==> flow/design.v <==
module ari_unit #(parameter width =16,parameter MSB=32)  
(      input      [width-1:0] A,
       input      [width-1:0] B,
       input                  clk,
       input                  rest,
       input      [1:0]       alu_fun,
       input                  ari_EN,
       output reg [width-1:0] ari_out,  
       output reg             carry_out,
       output reg             ari_flag
       );
       reg  [width-1:0] ari_out_reg;  
 always @(posedge clk or negedge rest)  
       begin 
         if(!rest)
        ari_out <='b0;
      else
          ari_out <=ari_out_reg;
       end  
 always @(*)
      begin 
        carry_out=1'b0;
        ari_flag=1'b0;
        ari_out_reg='b0;
        if(ari_EN)
          begin
          case(alu_fun)    
          2'b00: begin
                 { carry_out,ari_out_reg}=A+B;
                  ari_flag=1'b1;
                  end 
          2'b01:begin
                {carry_out,ari_out_reg}=A-B;                  
                 ari_flag=1'b1;
                end                               
          2'b10:begin
                ari_out_reg=A*B;
                ari_flag=1'b1;
                end                                 
          2'b11:begin
                if(B=='b0)
                  ari_out_reg={width{1'b1}};  
                else
                  ari_out_reg=A/B;
                ari_flag=1'b1;
               end                   
          default: ari_out_reg='b0; 
          endcase
        end  
        else
            begin
            ari_out_reg='b0;
            end   
      end
  endmodule   
module cmp_unit #(parameter width =16)  
(      input      [width-1:0] A,
       input      [width-1:0] B,
       input                  clk,
       input                  rest,
       input      [1:0]       alu_fun,
       input                  cmp_EN,
       output reg [width-1:0] cmp_out,
       output reg             cmp_flag
       );
       reg [width-1:0]  cmp_out_reg; 
 always @(posedge clk or negedge rest)   
       begin 
         if(!rest)
        cmp_out <='b0;
      else
          cmp_out <=cmp_out_reg;
       end  
 always @(*)
      begin 
        cmp_flag=1'b0;
        cmp_out_reg=1'b0;
        if(cmp_EN)
          begin
              case(alu_fun)    
              2'b00: begin
                        cmp_out_reg='b0;
                        cmp_flag=1'b1;
                     end                                       
              2'b01:begin
                     if(A==B)
                       begin
                        cmp_out_reg='b1;
                        cmp_flag=1'b1;
                       end 
                      else
                        begin
                        cmp_out_reg='b0;
                        end
                    end
              2'b10:begin
                     if(A>B)
                       begin
                        cmp_out_reg='b10;
                        cmp_flag=1'b1;
                       end 
                      else
                        begin
                        cmp_out_reg='b0;
                        end
                    end
              2'b11:begin
                     if(A<B)
                       begin
                        cmp_out_reg='b11;
                        cmp_flag=1'b1;
                       end 
                      else
                        begin
                        cmp_out_reg='b0;
                        end
                    end
              default: cmp_out_reg='b0; 
              endcase
       end        
       else
          begin
          cmp_out_reg='b0;
          end 
      end
  endmodule   
module log_unit #(parameter width =16)  
(      input      [width-1:0] A,
       input      [width-1:0] B,
       input                  clk,
       input                  rest,
       input      [1:0]       alu_fun,
       input                  log_EN,
       output reg [width-1:0] log_out,
       output reg             log_flag
       );
       reg  [width-1:0] log_out_reg; 
 always @(posedge clk or negedge rest)   
       begin 
         if(!rest)
        log_out <=1'b0;
      else
          log_out <=log_out_reg;
       end  
 always @(*)
      begin 
        log_flag=1'b0;
        log_out_reg='b0;
        if(log_EN)
        begin  
             case(alu_fun)    
             2'b00: begin                    
                        log_out_reg=A&B;
                        log_flag=1'b1;
                    end                                     
            2'b01:begin     
                        log_out_reg=A|B;
                        log_flag=1'b1;
                   end     
            2'b10:begin                  
                        log_out_reg=~(A&B);
                        log_flag=1'b1;
                  end                    
           2'b11:begin           
                        log_out_reg=~(A|B);
                        log_flag=1'b1;
                 end                  
           default: log_out_reg='b0; 
          endcase  
        end
        else
            begin
            log_out_reg='b0;
            end
      end      
  endmodule   
module shift_unit #(parameter width =16)  
(      input      [width-1:0] A,
       input      [width-1:0] B,
       input                  clk,
       input                  rest,
       input      [1:0]       alu_fun,
       input                  shift_EN,
       output reg [(width*2)-1:0] shift_out,
       output reg             shift_flag
       );
       reg  [(width*2)-1:0]  shift_out_reg; 
 always @(posedge clk or negedge rest)   
       begin 
         if(!rest)
        shift_out <='b0;
      else
          shift_out <=shift_out_reg;
       end  
 always @(*)
      begin 
        shift_flag=1'b0;
        shift_out_reg='b0;
        if(shift_EN)
          begin
          case(alu_fun)    
              2'b00:begin              
                        shift_out_reg=A>>1;
                        shift_flag=1'b1;
                    end                                   
              2'b01:begin
                        shift_out_reg=A<<1;
                        shift_flag=1'b1;
                    end                 
              2'b10:begin
                        shift_out_reg=B>>1;
                        shift_flag=1'b1;
                    end 
              2'b11:begin   
                        shift_out_reg=B<<1;
                        shift_flag=1'b1;
                    end 
             default: shift_out_reg='b0; 
             endcase  
          end
          else
             begin
             shift_out_reg='b0;
             end
      end       
  endmodule   
module dec_unit   
(     
       input           [1:0]     alu_fun,
       output    reg             ari_EN,
       output    reg             log_EN,
       output    reg             cmp_EN,
       output    reg             shift_EN
       );
 always @(*)  
       begin 
       ari_EN=1'b0;
       log_EN=1'b0;
       cmp_EN=1'b0;
       shift_EN=1'b0;
       casex(alu_fun)
         2'b00:ari_EN=1'b1;
         2'b11:shift_EN=1'b1;
         2'b10:cmp_EN=1'b1;
         2'b01:log_EN=1'b1;
         default: begin
                   ari_EN=1'b0;
                   log_EN=1'b0;
                   cmp_EN=1'b0;
                   shift_EN=1'b0;
                  end
       endcase           
       end         
endmodule 
module ALU_TOP #(parameter wid =16,parameter MB=32)   
  (
   input  wire [wid-1:0] A,
   input  wire [wid-1:0] B,
   input  wire [3:0]     alu_fun,
   input  wire           clk,
   input  wire           rest,
   output wire  [wid-1:0]  ari_out,   
   output wire            carry_out,
   output wire            ari_flag,
   output wire  [wid-1:0] log_out,
   output wire            log_flag,
   output wire  [wid-1:0] cmp_out,
   output wire            cmp_flag,
   output wire  [wid-1:0] shift_out,
   output wire            shift_flag
   ); 
  wire  AR_EN,LO_EN,CM_EN,SH_EN; 
  wire [1:0]  ms,ls;
  assign ms=alu_fun[1:0];
  assign ls=alu_fun[3:2];
  ari_unit U_arithmatic (
  .A(A),
  .B(B),
  .clk(clk),
  .rest(rest),
  .alu_fun(ms),
  .ari_EN(AR_EN),
  .ari_out(ari_out),
  .carry_out(carry_out),
  .ari_flag(ari_flag)
  );
  cmp_unit U_compare (
  .A(A),
  .B(B),
  .clk(clk),
  .rest(rest),
  .alu_fun(ms),
  .cmp_EN(CM_EN),
  .cmp_out(cmp_out),
  .cmp_flag(cmp_flag)
  );
  log_unit U_logic (
  .A(A),
  .B(B),
  .clk(clk),
  .rest(rest),
  .alu_fun(ms),
  .log_EN(LO_EN),
  .log_out(log_out),
  .log_flag(log_flag)
  );
  shift_unit U_shift (
  .A(A),
  .B(B),
  .clk(clk),
  .rest(rest),
  .alu_fun(ms),
  .shift_EN(SH_EN),
  .shift_out(shift_out),
  .shift_flag(shift_flag)
  );
  dec_unit U_decoder (
  .alu_fun(ls),
  .cmp_EN(CM_EN),
  .ari_EN(AR_EN),
  .shift_EN(SH_EN),
  .log_EN(LO_EN)
  );
endmodule 
Subject: tool reports on ALU_TOP

Hi,

* Reports on ALU_TOP *
Tool output for the design above before and after an edit, in the order of the flow.
Lines under "original" count in the file above, lines under "edited" in the edited file.
"difference" is "edited" less "original", of the values as shown.
Operators carry their Yosys type and port widths (W data, S select, Z words).
Cell names lack the library's common part.
The mark - stands for no value.

inputs
  top = ALU_TOP
  clock = clk
  cell library = sky130hd
  library corner = tt_025C_1v80

* Diff *
The edit as a unified diff against the file above.
The edit is scripted: it alters the design's behaviour and was not made to optimise anything.

begin of diff
@@ -65,9 +65,6 @@
        );
        reg [width-1:0]  cmp_out_reg; 
- always @(posedge clk or negedge rest)   
-       begin 
-         if(!rest)
-        cmp_out <='b0;
-      else
+ always @(posedge clk)   
+       begin 
           cmp_out <=cmp_out_reg;
        end  
end of diff

* Word-level counts *
Source: Yosys, flattened and elaborated, memories not mapped. Widths are those after wreduce; folded enables and synchronous resets count as part of the registers. Registers that Yosys merges into a memory's read port (data or address) are not register bits. Print and check cells do not count.

operators by class
  item                           original  edited  difference
  magnitude comparators          2         2       0
  bitwise gates (word level)     4         4       0
  mux-type cells                 27        26      -1
  equality and inequality tests  7         7       0
  multiply operators             1         1       0
  $add $sub $neg                 2         2       0
  reduce/logical cells           9         9       0
  div/mod/pow operators          1         1       0

operators by type and width
  cell                  original  edited  difference
  $mux W16              5         4       -1
  $mux W1               10        10      0
  $eq A2 B2 Y1 const B  4         4       0
  $pmux W1 S2           4         4       0
  $pmux W16 S4          4         4       0
  $reduce_or A3 Y1      4         4       0
  $eq A2 B1 Y1 const B  2         2       0
  $logic_not A2 Y1      2         2       0
  $mux W2               2         2       0
  $not A16 Y16          2         2       0
  $add A16 B16 Y17      1         1       0
  $and A16 B16 Y16      1         1       0
  $div A16 B16 Y16      1         1       0
  $eq A16 B16 Y1        1         1       0
  $gt A16 B16 Y1        1         1       0
  $logic_not A16 Y1     1         1       0
  $lt A16 B16 Y1        1         1       0
  $mul A16 B16 Y16      1         1       0
  $or A16 B16 Y16       1         1       0
  $pmux W1 S3           1         1       0
  $pmux W1 S4           1         1       0
  $reduce_or A2 Y1      1         1       0
  $reduce_or A4 Y1      1         1       0
  $sub A16 B16 Y17      1         1       0

bit counts
  item               original  edited  difference
  input bits         38        38      0
  bits in registers  64        64      0
  word-level cells   57        56      -1

* Depth *
Yosys ltp: most cells in a row. Word level: on the elaborated netlist, between registers, memories and ports. Mapped: between sequential cells and ports; inverters and the memories' decode and read muxes count.

logic depth
  item                          original  edited  difference
  depth in word-level cells     4         4       0
  ABC_AREA                      0         0       -
  mapped depth                  134       133     -1
  depth with buffers taken out  124       124     0

* Mapped cells and area *
Source: synth_stat.txt of the flow (Yosys; design flattened, memories mapped). It holds for the ABC_AREA given above (unset counts as 0); a run with the other value may have another netlist.

cells by type
  cell type  original  edited  difference
  nor2_1     197       216     +19
  a21o_1     42        31      -11
  a21oi_1    139       129     -10
  xnor2_1    86        96      +10
  xor2_1     46        37      -9
  o21a_1     34        42      +8
  o21ai_0    82        76      -6
  nand2_1    185       190     +5
  o22ai_1    13        8       -5
  a211o_1    7         2       -5
  o31ai_1    12        8       -4
  o21ai_1    7         3       -4
  o41ai_1    7         3       -4
  o31a_1     3         7       +4
  a221oi_1   1         5       +4
  a211oi_1   23        20      -3
  mux2i_1    21        18      -3
  nand2b_1   21        18      -3

The list need not be complete.

mapped netlist
  item                            original  edited    difference
  buffer cells                    98        97        -1
  mapped flip-flops               50        50        0
  area of sequential cells (um2)  1,251.2   1,241.2   -10.0
  synthesis area (um2)            14,978.1  14,810.5  -167.6
  cells in the netlist            1,936     1,921     -15

By module: a second synthesis without flattening, with its own total; a netlist apart from the flattened one above.

unflattened totals
  item                                     original  edited    difference
  cell total of the unflattened synthesis  1,981     1,981     0
  area (unflattened synthesis) (um2)       15,581.2  15,578.7  -2.5

Each row is one instance without its submodules.

modules, original
  module      area (um2)  cells  times used
  ari_unit    13,001.2    1,745  1
  shift_unit  1,124.8     91     1
  log_unit    789.5       56     1
  cmp_unit    639.4       85     1
  dec_unit    26.3        4      1
  ALU_TOP     0.0         0      1

modules, edited
  module      area (um2)  cells  times used
  ari_unit    13,001.2    1,745  1
  shift_unit  1,124.8     91     1
  log_unit    789.5       56     1
  cmp_unit    636.9       85     1
  dec_unit    26.3        4      1
  ALU_TOP     0.0         0      1

* Path before layout *
Source: OpenSTA report_checks on the synthesized netlist (no wires, ideal clock, input and output delay 20% of the period each), path of least setup slack; recovery checks are left aside. Register names are those of the netlist, which keeps one name where synthesis merged equal registers.

path after synthesis
  item                                 original                          edited                            difference
  path type                            input -> register                 input -> register                 -
  start point                          input port B[0]                   input port B[0]                   -
  end point                            register U_arithmatic.ari_out[0]  register U_arithmatic.ari_out[0]  -
  data arrival time (ns)               32.253                            32.633                            +0.380
  path delay (ns)                      25.382                            25.756                            +0.374
  slack (ns)                           2.618                             2.244                             -0.374
  required time (ns)                   34.871                            34.877                            +0.006
  time at the first pin (ns)           7.000                             7.000                             0.000
  library setup time (ns)              0.129                             0.123                             -0.006
  input delay (ns)                     7.000                             7.000                             0.000
  driving pins on the path             122                               121                               -1
  period (ns)                          35.0                              35.0                              0.0
  period reached after synthesis (ns)  32.382                            32.756                            +0.374

"path delay" is the arrival time less input delay plus setup time.
"driving pins on the path": output pins that drive a net of the path, with the launching flip-flop's if there is one; two outputs of one cell count as two.
"period reached after synthesis" = period - worst setup slack (recovery checks aside). The figure is calculated, with input and output delays left at 20% of the set period.
The rows between start and end are the longest chain of elaborated cells between them; the timing report does not say that the signal goes this way. Where chains are equally long, one stands for them.
Each line given opens the expression or statement behind the cell; cells for indexed reads and writes are added by Yosys, which also makes memories of some case tables.

between the ends, after synthesis, original
  cells stage by stage = clkbuf_1 > clkinv_1 > ha_1 > a21oi_1 > ha_1 > or2_2 > nand3_1 > nor2_1 > mux2_2 > ha_1 > nor2_1 > a211o_1 > nor2_1 > nor2_1 > a21oi_1 > ha_1 > o21a_1 > o21a_1 > [... 86 more ...] > a31oi_1 > a21o_1 > nand2_1 > a21o_1 > clkbuf_1 > nand2_1 > o21ai_0 > ha_1 > a21boi_0 > o21a_1 > o21ai_0 > nand2b_1 > a21oi_1 > nor2b_1 > o21ai_0 > nand2b_1 > a211oi_1 > o41ai_1
  length of the longest elaborated chain = 4

RTL lines, path after synthesis, original
  item                RTL line  text
  start: declaration  258       input  wire [wid-1:0] B,
  $div A16 B16 Y16    44        ari_out_reg=A/B;
  $mux W16            41        if(B=='b0)
  $pmux W16 S4        27        case(alu_fun)
  $mux W16            25        if(ari_EN)
  end: assignment     16        ari_out <='b0;
  end: assignment     18        ari_out <=ari_out_reg;
  end: declaration    8         output reg [width-1:0] ari_out,

between the ends, after synthesis, edited
  cells stage by stage = clkbuf_1 > clkinv_1 > ha_1 > a41oi_1 > a21oi_1 > ha_1 > o21a_1 > o21a_1 > nand2_1 > o31ai_1 > ha_1 > a21oi_1 > nand2_1 > o21ai_0 > a32o_1 > nor2_1 > ha_1 > o21a_1 > [... 85 more ...] > a21oi_1 > nor3_1 > o21bai_1 > o21ai_1 > clkbuf_1 > nand2_1 > o21ai_0 > ha_1 > a21boi_0 > o21a_1 > o21a_1 > o21ai_0 > nand2b_1 > a21oi_1 > o21ai_0 > a21oi_1 > nor3_1 > o221a_2
  length of the longest elaborated chain = 4

RTL lines, path after synthesis, edited
  item                RTL line  text
  start: declaration  255       input  wire [wid-1:0] B,
  $div A16 B16 Y16    44        ari_out_reg=A/B;
  $mux W16            41        if(B=='b0)
  $pmux W16 S4        27        case(alu_fun)
  $mux W16            25        if(ari_EN)
  end: assignment     16        ari_out <='b0;
  end: assignment     18        ari_out <=ari_out_reg;
  end: declaration    8         output reg [width-1:0] ari_out,

* Timing after layout *
From the final timing report of the runs of pair A: the path of least setup slack in the routed layout; clock arrival at registers is part of the times.

path after layout
  item                        original                          edited                            difference
  path type                   input -> register                 input -> register                 -
  start point                 input port B[9]                   input port B[14]                  -
  end point                   register U_arithmatic.ari_out[0]  register U_arithmatic.ari_out[0]  -
  period (ns)                 34.2                              34.2                              0.0
  slack (ns)                  1.48                              1.54                              +0.06
  data arrival time (ns)      32.91                             32.85                             -0.06
  time at the first pin (ns)  6.84                              6.84                              0.00
  library setup time (ns)     0.12                              0.11                              -0.01
  driving pins on the path    114                               118                               +4
  required time (ns)          34.39                             34.39                             0.00
  input delay (ns)            6.84                              6.84                              0.00

The rows between start and end are the longest chain of elaborated cells between them; the timing report does not say that the signal goes this way. Where chains are equally long, one stands for them.

between the ends, after layout, original
  cells stage by stage = clkdlybuf4s50_1 > or4_4 > nor3_4 > and3_1 > a21oi_1 > a21oi_2 > ha_1 > or2_2 > nand3_1 > nor2_2 > mux2_2 > ha_1 > nor2_1 > a211o_1 > nor2_4 > nor2_1 > a21oi_1 > ha_1 > [... 78 more ...] > o211ai_1 > a31oi_1 > a21o_1 > nand2_1 > a21o_4 > nand2_1 > o21ai_0 > ha_1 > a21boi_0 > o21a_1 > o21ai_0 > nand2b_1 > a21oi_1 > nor2b_1 > o21ai_0 > nand2b_1 > a211oi_1 > o41ai_1
  length of the longest elaborated chain = 4

RTL lines, path after layout, original
  item                RTL line  text
  start: declaration  258       input  wire [wid-1:0] B,
  $div A16 B16 Y16    44        ari_out_reg=A/B;
  $mux W16            41        if(B=='b0)
  $pmux W16 S4        27        case(alu_fun)
  $mux W16            25        if(ari_EN)
  end: assignment     16        ari_out <='b0;
  end: assignment     18        ari_out <=ari_out_reg;
  end: declaration    8         output reg [width-1:0] ari_out,

between the ends, after layout, edited
  cells stage by stage = clkdlybuf4s50_1 > nor4_4 > buf_4 > nand4_1 > nor3_4 > a21oi_2 > ha_1 > o21a_1 > o21a_1 > nand2_1 > o21ai_0 > ha_1 > o21a_1 > or3_1 > o211ai_1 > a32o_1 > nor2_1 > ha_1 > [... 82 more ...] > a21oi_1 > ha_1 > o211ai_1 > nand2_1 > and4_1 > o211ai_1 > a21oi_1 > nor3_1 > o21bai_1 > o21ai_2 > buf_8 > mux2_2 > ha_1 > a21o_1 > a21o_1 > a211oi_1 > o221ai_1 > o221a_2
  length of the longest elaborated chain = 4

RTL lines, path after layout, edited
  item                RTL line  text
  start: declaration  255       input  wire [wid-1:0] B,
  $div A16 B16 Y16    44        ari_out_reg=A/B;
  $mux W16            41        if(B=='b0)
  $pmux W16 S4        27        case(alu_fun)
  $mux W16            25        if(ari_EN)
  end: assignment     16        ari_out <='b0;
  end: assignment     18        ari_out <=ari_out_reg;
  end: declaration    8         output reg [width-1:0] ari_out,

* Measured runs *
Both versions went through the flow (Yosys, OpenROAD) with the same settings in each pair. Constraints: input delay and output delay 20% of the set period each, output load 0.01 pF.

flow settings, pair A
  CORE_UTILIZATION = 40
  period_ns = 34.2
  CAP_MARGIN = 20
  CORE_MARGIN = 2
  SLEW_MARGIN = 20

results, pair A
  item                                 original   edited     difference
  clock period reached (ns)            32.720     32.659     -0.061
  setup total negative slack (ns)      0.000      0.000      0.000
  total power of the final layout (W)  0.0007139  0.0007083  -0.0000056
  total die area (um2)                 39,008.2   38,580.8   -427.4
  synthesized cell area (um2)          14,978.1   14,810.5   -167.6
  std-cell area (final layout) (um2)   17,083.9   16,882.4   -201.5
  lowest setup slack (ns)              1.480      1.541      +0.061
  utilization after layout (%)         46.4       46.2       -0.2

flow settings, pair B
  CAP_MARGIN = 40
  CORE_UTILIZATION = 43
  CTS_CLUSTER_DIAMETER = 312
  MAX_ROUTING_LAYER = met4
  PLACE_DENSITY = 0.79
  SLEW_MARGIN = 30
  TNS_END_PERCENT = 45
  period_ns = 27.5
  CORE_MARGIN = 2

results, pair B
  item                                 original   edited     difference
  clock period reached (ns)            29.119     28.949     -0.170
  setup total negative slack (ns)      -2.177     -1.454     +0.723
  total power of the final layout (W)  0.0009744  0.0009737  -0.0000007
  total die area (um2)                 36,341.7   35,944.4   -397.3
  synthesized cell area (um2)          14,978.1   14,810.5   -167.6
  std-cell area (final layout) (um2)   21,061.4   20,469.6   -591.8
  lowest setup slack (ns)              -1.619     -1.449     +0.170
  utilization after layout (%)         61.1       60.7       -0.4

"clock period reached" means the clock period less the worst setup slack. The figure is calculated, with input and output delays left at 20% of the set period.
"total power of the final layout" rests on the timing tool's default activity at the inputs, not on a simulated workload.

Regards
